==> flow/design.v <==
module segdec(input logic [3:0] in, output logic [6:0] out);
	always_comb
	begin
		case (in)
			4'b0000 :
				out = 7'b0111111;  
			4'b0001 :
				out = 7'b0000110;  
			4'b0010 :
				out = 7'b1011011;  
			4'b0011 :
				out = 7'b1001111;  
			4'b0100 :
				out = 7'b1100110;  
			4'b0101 :
				out = 7'b1101101;  
			4'b0110 :
				out = 7'b1111100;  
			4'b0111 :
				out = 7'b0000111;  
			4'b1000 :
				out = 7'b1111111;  
			4'b1001 :
				out = 7'b1100111;  
			4'b1010 :
				out = 7'b1000000;
			default :
				out = 7'b0000000;
    		endcase
	end
endmodule
module bin_to_bcd(input logic [7:0] in, output logic [3:0][6:0] disp);
logic[3:0] sign_num, units, tens, hundreds;
logic[7:0] num;
logic sign;
always_comb
begin
	sign = in[$high(in)];
	if(sign)  
		num = 0 - in;
	else
		num = in;
	hundreds = num / 100;
	num = num - (hundreds)*100;  
	tens = num / 10;
	num = num - (tens)*10;  
	units = num;
end
always_comb
	if(sign)
		sign_num = 4'hA;
	else
		sign_num = 4'hF;
segdec signdec
(
	.in(sign_num),
	.out(disp[3])
);
segdec hundreddec
(
	.in(hundreds),
	.out(disp[2])
);
segdec tendec
(
	.in(tens),
	.out(disp[1])
);
segdec unitdec
(
	.in(units),
	.out(disp[0])
);
endmodule
module debounce #(parameter int COUNT=500000) (input logic clk, signal_in, output logic signal_out);
logic prev_signal;
int unsigned cnt;
always_ff @(posedge clk)
begin
	if(prev_signal != signal_in)
	begin
		cnt <= 0;  
	end
	else if(cnt >= COUNT)
	begin
		cnt <= 0;  
		signal_out <= signal_in;
	end
	else
	begin
		cnt <= cnt +1;
	end
	prev_signal <= signal_in;
end
endmodule
module read_sm(input logic clk, reset_n, handshake, run, output logic read, done);
enum {HALT, WAIT_1, WAIT_0, DONE} state;
always_ff @(posedge clk, negedge reset_n)
begin
	if(!reset_n)
	begin
		state <= HALT;
		read <= 0;
	end
	else
	begin
		read <= 0;
		unique case(state)
			HALT : if(run) state <= WAIT_1;
			WAIT_1 :
			begin
				if(handshake)
				begin
					state <= WAIT_0;
					read <= '1;  
				end
			end
			WAIT_0 : if(!handshake) state <= DONE;
			DONE : state <= HALT;
		endcase
	end
end
always_comb
	if(state == DONE)
		done = 1;
	else
		done = 0;
endmodule
module sm(input logic clk, input logic [10-1:0] SW, input logic [8-1:0] re_res, im_res, output logic [8-1:0] LED, output logic [8-1:0] re_a, im_a, re_q, im_q);
typedef enum {REAL_A, IMAG_A, REAL_Q, IMAG_Q, DISP_REAL, DISP_IMAG} stateType;
stateType state;
logic reset_n;
logic handshake;
logic [8-1:0] data_in;
always_comb
begin
	reset_n = SW[$high(SW)];
	handshake = SW[$high(SW) -1];
	data_in =  SW[$high(SW) -2 : $low(SW)];
end
logic read_run, read_trigger, read_done;
read_sm re_sm0
(
	.clk(clk),
	.reset_n(reset_n),
	.handshake(handshake),
	.run(read_run),
	.read(read_trigger),
	.done(read_done)
);
always_comb
	read_run = (state == REAL_A) || (state == IMAG_A) || (state == REAL_Q) || (state == IMAG_Q);
always_ff @(posedge clk, negedge reset_n)
begin
	if(!reset_n)
		state <= REAL_A;
	else
	begin
		unique case(state)
			REAL_A: if(read_done) state <= IMAG_A;
			IMAG_A: if(read_done) state <= REAL_Q;
			REAL_Q: if(read_done) state <= IMAG_Q;
			IMAG_Q: if(read_done) state <= DISP_REAL;
			DISP_REAL : if(handshake == 1) state <= DISP_IMAG;
			DISP_IMAG : if(handshake == 0) state <= REAL_A;
		endcase
	end
end
always_ff @(posedge clk)
begin
	if(read_trigger)
	begin
		unique case(state)
			REAL_A: re_a <= data_in;
			IMAG_A: im_a <= data_in;
			REAL_Q: re_q <= data_in;
			IMAG_Q: im_q <= data_in;
			default: ;
		endcase
	end
end
always_comb
begin
	if(state == DISP_REAL)
		LED = re_res;
	else if(state == DISP_IMAG)
		LED = im_res;
	else
		LED = '0;
end
endmodule
module mult(input logic signed [(2*8 -1)-1:0] re_x, im_x, re_y, im_y, output logic signed [2*(2*8 -1)-1:0] re_z, im_z);
logic signed [(2*8 -1)-1:0] a,b,c,d;
always_comb
begin
	a = re_x;
	b = im_x;
	c = re_y;
	d = im_y;
end
logic signed [2*(2*8 -1)-1:0] ac, bd, ad, bc;
always_comb
begin
	ac = a*c;
	bd = b*d;
	ad = a*d;
	bc = b*c;
	re_z = ac - bd;
	im_z = ad + bc;
end
endmodule
module cmplx_mult(
input logic clk,
input logic [10-1:0] switches,
output logic [8-1:0] LED,
output logic [6:0] HEX0,
output logic [6:0] HEX1,
output logic [6:0] HEX2,
output logic [6:0] HEX3,
output logic [6:0] HEX4,
output logic [6:0] HEX5,
output logic [6:0] HEX6,
output logic [6:0] HEX7);
logic [8-1:0] re_a, im_a, re_q, im_q;
logic [8-1:0] re_res, im_res;
logic [10-1:0] SW;
always_comb
	SW[$high(SW)-2:$low(SW)] = switches[$high(switches)-2:$low(switches)];
debounce #(.COUNT(1000)) db0
(
	.clk(clk),
	.signal_in(switches[$high(switches)]),
	.signal_out(SW[$high(SW)])
);
debounce #(.COUNT(1000)) db1
(
	.clk(clk),
	.signal_in(switches[$high(switches)-1]),
	.signal_out(SW[$high(SW)-1])
);
sm sm0 (.*);
logic signed [(2*8 -1)-1:0] re_x, im_x, re_y, im_y;
logic signed [2*(2*8 -1)-1:0] re_z, im_z;
localparam INPUT_SHIFT = (2*8 -1) - 8;
localparam OUTPUT_LOW = 2*INPUT_SHIFT -1;
localparam OUTPUT_HIGH = OUTPUT_LOW + 8 -1;
always_comb
begin
	re_x = $signed(re_a);
	im_x = $signed(im_a);
	re_y = $signed(re_q) << INPUT_SHIFT;
	im_y = $signed(im_q) << INPUT_SHIFT;
	re_res = re_z[OUTPUT_HIGH : OUTPUT_LOW];
	im_res = im_z[OUTPUT_HIGH : OUTPUT_LOW];
end
mult mult0
(.*);
logic [3:0][6:0] sw_hex;
always_comb
begin
	HEX0 = ~ sw_hex[0];  
	HEX1 = ~ sw_hex[1];  
	HEX2 = ~ sw_hex[2];  
	HEX3 = ~ sw_hex[3];  
end
bin_to_bcd sw_disp
(
	.in(SW[7:0]),
	.disp(sw_hex)
);
logic [3:0][6:0] led_hex;
always_comb
begin
	HEX4 = ~ led_hex[0];  
	HEX5 = ~ led_hex[1];  
	HEX6 = ~ led_hex[2];  
	HEX7 = ~ led_hex[3];  
end
bin_to_bcd led_disp
(
	.in(LED),
	.disp(led_hex)
);
endmodule
From RTL to reports: cmplx_mult
What the tools print for cmplx_mult, step after step.
Lines are those of the file above, counted from 1.
Cell names lack the library's common part.
The mark -- stands for no value.
Design
  top module: cmplx_mult
  clock input: clk
  cell library: sky130hd
  timing corner: tt_025C_1v80

After elaboration
Counts by Yosys on the flattened word-level netlist (proc, flatten, opt, wreduce; memories kept). Register bits leave out memories and registers merged into their read ports (data or address). Print and check cells are left out. Cells with the same type and inputs are merged into one.
Yosys's memory passes give these memory sizes; they may raise the number of words (mostly to a power of two), join words into wider ones and drop unused or constant bits.
Operators by class
  add/subtract/negate cells: 10
  multiply operators: 8
  div/mod/pow operators: 4
  $lt $le $gt $ge: 2
  equal/unequal tests: 19
  mux-type cells: 20
  bitwise operators: 10
  reduce/logical cells: 17
Operators by type and width (count)
  divider 8 x 7 -> 32 bit with constant B: 2
  multiplier 8 x 8 -> 14 bit: 4
  two-way mux 32 bit: 9
  divider 8 x 4 -> 32 bit with constant B: 2
  parallel mux 32 bit (select 6 bit): 1
  == test 32 x 2 -> 1 bit with constant B: 4
  parallel mux 32 bit (select 4 bit): 1
  adder 32 x 1 -> 32 bit with constant B: 2
  == test 32 x 1 -> 1 bit with constant B: 2
  greater-or-equal comparator 32 x 10 -> 1 bit with constant B: 2
  == test 32 x 3 -> 1 bit with constant B: 2
  logical NOT 32 bit: 2
  inverter 7 bit: 8
  multiplier 4 x 5 -> 6 bit with constant B: 2
  two-way mux 8 bit: 4
  multiplier 4 x 3 -> 3 bit with constant B: 2
  adder 21 bit: 1
  subtractor 21 bit: 1
  subtractor 1 x 8 -> 8 bit with constant A: 2
  inequality test 2 bit with constant B: 8
  subtractor 8 bit: 2
  AND reduction 2 bit: 6
  subtractor 4 bit: 2
  AND reduction 7 bit: 1
  nonzero test 6 bit: 1
  two-way mux 3 bit: 2
  OR reduction 2 bit: 2
  AND reduction 4 bit: 1
Other operator kinds: 6; their cells: 12.
Bit counts
  register bits after elaboration: 165
  memory bits (read-only): 896
  memory cells: 8
  input port bits: 11
  output and inout bits: 64
  cells after elaboration: 111
Memory list
  (no name shown): depth 16, bits a word 7, read ports 1, write ports 0, line 4  | case (in)
  (no name shown): depth 16, bits a word 7, read ports 1, write ports 0, line 4
  (no name shown): depth 16, bits a word 7, read ports 1, write ports 0, line 4
  (no name shown): depth 16, bits a word 7, read ports 1, write ports 0, line 4
  (no name shown): depth 16, bits a word 7, read ports 1, write ports 0, line 4
  (no name shown): depth 16, bits a word 7, read ports 1, write ports 0, line 4
Further memories, not shown: 2.

Depth
Yosys ltp: most cells in a row. Word level: on the elaborated netlist, between registers, memories and ports. Mapped: between sequential cells and ports; inverters and the memories' decode and read muxes count.
Logic depth
  depth in word-level cells: 12
  ABC_AREA: 0
  gate-level depth with buffers: 61
  mapped depth without buffers: 58

Synthesis result
The flow's flattened synthesis, as Yosys stat reports it; memories are mapped. The netlist is that of the ABC_AREA named above (0 if unset); the other value can give another one.
The area totals of this step are shown rounded.
Mapped netlist
  cells in the netlist: 1785
  mapped area: 16000 um^2
  area of sequential cells: 2620 um^2
  flip-flops: 111
  buffers: 63
Cells by type
  fa_1: count 196, area in all 3.92E+03 um^2
  ha_1: count 176, area in all 2.2E+03 um^2
  inv_1: count 357, area in all 1.34E+03 um^2
  dfxtp_1: count 66, area in all 1.32E+03 um^2
  and2_1: count 181, area in all 1.13E+03 um^2
  edfxtp_1: count 34, area in all 1.02E+03 um^2
  xnor2_1: count 64, area in all 560.538 um^2
  nand2_1: count 108, area in all 405.389 um^2
  xor2_1: count 35, area in all 306.544 um^2
  a21oi_1: count 61, area in all 305.293 um^2
  nor2_1: count 76, area in all 285.274 um^2
  dfrtp_1: count 9, area in all 225.216 um^2
  o21ai_0: count 43, area in all 215.206 um^2
  xnor3_1: count 9, area in all 202.694 um^2
  nand2b_1: count 32, area in all 200.192 um^2
  clkbuf_1: count 43, area in all 161.405 um^2
  a21o_1: count 20, area in all 150.144 um^2
  buf_4: count 18, area in all 135.13 um^2
Not listed: further types 68, cells in them 257.
By module: a second synthesis without flattening, with its own total; a netlist apart from the flattened one above.
Second synthesis, totals
  cell total of the unflattened synthesis: 4730
  area (unflattened synthesis): 42900 um^2
Rows give one instance, submodules left out.
By module
  mult: times used 1, cells 3814, area 34900 um^2, sequential area 0.0 um^2
  bin_to_bcd: times used 2, cells 192, area 1410 um^2, sequential area 0.0 um^2
  debounce (COUNT=1000): times used 2, cells 86, area 1050 um^2, sequential area 691 um^2
  segdec: times used 8, cells 28, area 185 um^2, sequential area 0.0 um^2
  sm: times used 1, cells 66, area 1300 um^2, sequential area 1110 um^2
  cmplx_mult: times used 1, cells 57, area 214 um^2, sequential area 0.0 um^2
  read_sm: times used 1, cells 13, area 170 um^2, sequential area 126 um^2

Worst setup path after synthesis
Source: OpenSTA report_checks on the synthesized netlist (no wires, ideal clock, input and output delay 20% of the period each), path of least setup slack; recovery checks are left aside. Register names are those of the netlist, which keeps one name where synthesis merged equal registers.
Path post-synthesis
  kind: register to output
  start point: register sm0.im_a[3]
  end point: output HEX4[0]
  period: 20.0 ns
  external output delay: 4.000 ns
  time at the first pin: 0.000 ns
  data arrival time: 12.079 ns
  data required time: 16.000 ns
  slack: 3.921 ns
  path delay: 12.079 ns
  stages on the path: 60
  path buffers: 3
  synthesis period reached: 16.079 ns
"path delay" = arrival - input delay + setup time.
At an output port there is no setup time.
"stages on the path": output pins that drive a net of the path, with the launching flip-flop's if there is one; two outputs of one cell count as two.
"synthesis period reached" = period - worst setup slack (recovery checks aside). The figure is calculated, with input and output delays left at 20% of the set period.
Between the ends stands the longest chain of elaborated cells between them, by number of cells; it is not shown to be the way that was timed. Of several equally long chains one is given.
A line is the first line of the expression or statement that the cell stems from. Yosys adds cells for indexed reads and writes and turns some case tables into memories.
The chain passes a memory read, where the word-level depth is cut; so it can be longer than that depth.
On the way, post-synthesis
  cell sequence: edfxtp_1 > clkbuf_1 > and2_1 > fa_1 > inv_1 > fa_1 > inv_1 > fa_1 > inv_1 > fa_1 > inv_1 > ha_1 > inv_1 > nor2_1 > nor2_1 > o21bai_1 > a21oi_1 > o21bai_1 > [... 24 more ...] > a31oi_1 > or2_2 > mux2i_1 > a221o_1 > and2_1 > clkbuf_1 > ha_1 > and2_1 > nand2b_1 > o211ai_1 > o221a_2 > ha_1 > inv_1 > fa_1 > xnor2_1 > nand4_2 > and2_4 > a311oi_1
  cells in the longest elaborated chain: 14
  elaborated cells on any way between the ends: 16
  source lines of those cells: 14
  those cells by class: add/sub: 5; mul: 4; div: 2; mux: 3; logic: 1; memory: 1
RTL lines, path post-synthesis
  start: declaration: line 129  | module sm(input logic clk, input logic [10-1:0] SW, input logic [8-1:0] re_res, im_res, output logic [8-1:0] L ...
  start: assignment: line 175  | IMAG_A: im_a <= data_in;
  multiplier 8 x 8 -> 14 bit: line 207  | bc = b*c;
  adder 21 bit: line 209  | im_z = ad + bc;
  two-way mux 8 bit: line 186  | else if(state == DISP_IMAG)
  two-way mux 8 bit: line 184  | if(state == DISP_REAL)
  subtractor 1 x 8 -> 8 bit: line 40  | num = 0 - in;
  two-way mux 8 bit: line 39  | if(sign)
  divider 8 x 7 -> 32 bit: line 43  | hundreds = num / 100;
  multiplier 4 x 5 -> 6 bit: line 44  | num = num - (hundreds)*100;
  subtractor 8 bit: line 44
  divider 8 x 4 -> 32 bit: line 45  | tens = num / 10;
  multiplier 4 x 3 -> 3 bit: line 46  | num = num - (tens)*10;
  subtractor 4 bit: line 46
  memory (16 x 7 bit): line 4  | case (in)
  inverter 7 bit: line 274  | HEX4 = ~ led_hex[0];
  end: declaration: line 220  | output logic [6:0] HEX4,
Some nets on the timed path still bear RTL names; the line given drives or declares the net.
Named nets, post-synthesis
  HEX7[6]: line 277  | HEX7 = ~ led_hex[3];

Timing after layout
Path of least setup slack in the final report of flow run A (OpenROAD, finished layout, wires in). Where an end is a register, its clock arrival counts in the times.
Path post-layout
  kind: register to output
  start point: register sm0.im_a[2]
  end point: output HEX4[0]
  period: 18.8 ns
  external output delay: 3.76 ns
  time at the first pin: 0.34 ns
  data arrival time: 14.13 ns
  data required time: 15.04 ns
  slack: 0.91 ns
  stages on the path: 60
  path buffers: 4
Between the ends stands the longest chain of elaborated cells between them, by number of cells; it is not shown to be the way that was timed. Of several equally long chains one is given.
The chain passes a memory read, where the word-level depth is cut; so it can be longer than that depth.
On the way, post-layout
  cell sequence: edfxtp_1 > clkbuf_2 > nand2_1 > fa_1 > fa_1 > inv_1 > fa_1 > inv_1 > fa_1 > inv_1 > ha_1 > inv_1 > nor2_1 > nor2_1 > o21bai_1 > a21oi_2 > o21bai_1 > a21oi_1 > [... 24 more ...] > o21ai_1 > mux2i_1 > a221o_1 > and2_1 > clkbuf_2 > ha_1 > and2_1 > nand2b_1 > o211ai_1 > o221a_2 > ha_1 > inv_1 > fa_1 > xnor2_2 > a31o_2 > and2_4 > a311oi_1 > clkdlybuf4s50_1
  cells in the longest elaborated chain: 14
  elaborated cells on any way between the ends: 16
  source lines of those cells: 14
  those cells by class: add/sub: 5; mul: 4; div: 2; mux: 3; logic: 1; memory: 1
RTL lines, path post-layout
  start: declaration: line 129  | module sm(input logic clk, input logic [10-1:0] SW, input logic [8-1:0] re_res, im_res, output logic [8-1:0] L ...
  start: assignment: line 175  | IMAG_A: im_a <= data_in;
  multiplier 8 x 8 -> 14 bit: line 207  | bc = b*c;
  adder 21 bit: line 209  | im_z = ad + bc;
  two-way mux 8 bit: line 186  | else if(state == DISP_IMAG)
  two-way mux 8 bit: line 184  | if(state == DISP_REAL)
  subtractor 1 x 8 -> 8 bit: line 40  | num = 0 - in;
  two-way mux 8 bit: line 39  | if(sign)
  divider 8 x 7 -> 32 bit: line 43  | hundreds = num / 100;
  multiplier 4 x 5 -> 6 bit: line 44  | num = num - (hundreds)*100;
  subtractor 8 bit: line 44
  divider 8 x 4 -> 32 bit: line 45  | tens = num / 10;
  multiplier 4 x 3 -> 3 bit: line 46  | num = num - (tens)*10;
  subtractor 4 bit: line 46
  memory (16 x 7 bit): line 4  | case (in)
  inverter 7 bit: line 274  | HEX4 = ~ led_hex[0];
  end: declaration: line 220  | output logic [6:0] HEX4,

==> results <==
cmplx_mult through Yosys and OpenROAD on sky130hd: 5 stored runs, unordered, with their settings and measured results. The constraints put input and output delay at 20% of the set period each and load the outputs with 0.01 pF.
"worst path time" is the time allowed to the run's worst setup path (the clock period less input and output delay, where it has them) less its slack. Clock arrival times count: a late capture clock shortens it, a late launch clock lengthens it.
Results are given in rounded form.

==> flow run A: settings <==
{ "ABC_AREA": 0, "CAP_MARGIN": 25, "CELL_PAD_IN_SITES_GLOBAL_PLACEMENT": 1, "CORE_ASPECT_RATIO": 1.37, "CORE_MARGIN": 10, "CORE_UTILIZATION": 38, "CTS_CLUSTER_SIZE": 44, "GPL_ROUTABILITY_DRIVEN": 0, "GPL_TIMING_DRIVEN": 0, "MAX_ROUTING_LAYER": "met5", "MIN_ROUTING_LAYER": "met2", "PLACE_DENSITY_LB_ADDON": 0.29, "SETUP_SLACK_MARGIN": 0.42, "TNS_END_PERCENT": 5, "period_ns": 18.8, "SLEW_MARGIN": 20 }
==> flow run A: results <==
total negative setup slack: 0.000 ns
standard-cell area of the final layout: 18300 um^2
worst path time: 14.13 ns
worst setup path type: register to output
synthesis area: 16000 um^2
utilization after routing: 43.5%
total die area: 50900 um^2
setup slack of the critical path: 0.908 ns

==> flow run B: settings <==
{ "CAP_MARGIN": 30, "CORE_UTILIZATION": 28, "GPL_ROUTABILITY_DRIVEN": 1, "GPL_TIMING_DRIVEN": 1, "MAX_ROUTING_LAYER": "met5", "PLACE_DENSITY_LB_ADDON": 0.25, "SLEW_MARGIN": 5, "period_ns": 26.7, "CORE_MARGIN": 2 }
==> flow run B: results <==
total negative setup slack: 0.000 ns
standard-cell area of the final layout: 17900 um^2
worst path time: 10.52 ns
worst setup path type: input to output
synthesis area: 16000 um^2
utilization after routing: 31.6%
total die area: 59200 um^2
setup slack of the critical path: 5.50 ns

==> flow run C: settings <==
{ "ABC_AREA": 0, "CAP_MARGIN": 5, "CORE_MARGIN": 5, "CORE_UTILIZATION": 49, "CTS_CLUSTER_DIAMETER": 46, "GPL_TIMING_DRIVEN": 0, "HOLD_SLACK_MARGIN": -0.09, "PLACE_DENSITY_LB_ADDON": 0.07, "SETUP_SLACK_MARGIN": -1.09, "period_ns": 13.7, "SLEW_MARGIN": 20 }
==> flow run C: results <==
total negative setup slack: -14.4 ns
standard-cell area of the final layout: 19200 um^2
worst path time: 12.20 ns
worst setup path type: register to output
synthesis area: 16000 um^2
utilization after routing: 59.1%
total die area: 36500 um^2
setup slack of the critical path: -1.24 ns

==> flow run D: settings <==
{ "CORE_UTILIZATION": 40, "PLACE_DENSITY": 0.6, "period_ns": 18.8, "CAP_MARGIN": 20, "CORE_MARGIN": 2, "SLEW_MARGIN": 20 }
==> flow run D: results <==
total negative setup slack: 0.000 ns
standard-cell area of the final layout: 17600 um^2
worst path time: 10.21 ns
worst setup path type: input to output
synthesis area: 16000 um^2
utilization after routing: 44.3%
total die area: 41700 um^2
setup slack of the critical path: 1.07 ns

==> flow run E: settings <==
{ "CORE_UTILIZATION": 40, "PLACE_DENSITY": 0.6, "period_ns": 11.4, "CAP_MARGIN": 20, "CORE_MARGIN": 2, "SLEW_MARGIN": 20 }
==> flow run E: results <==
total negative setup slack: -32.6 ns
standard-cell area of the final layout: 22600 um^2
worst path time: 11.58 ns
worst setup path type: register to output
synthesis area: 16000 um^2
utilization after routing: 57.1%
total die area: 41700 um^2
setup slack of the critical path: -2.46 ns
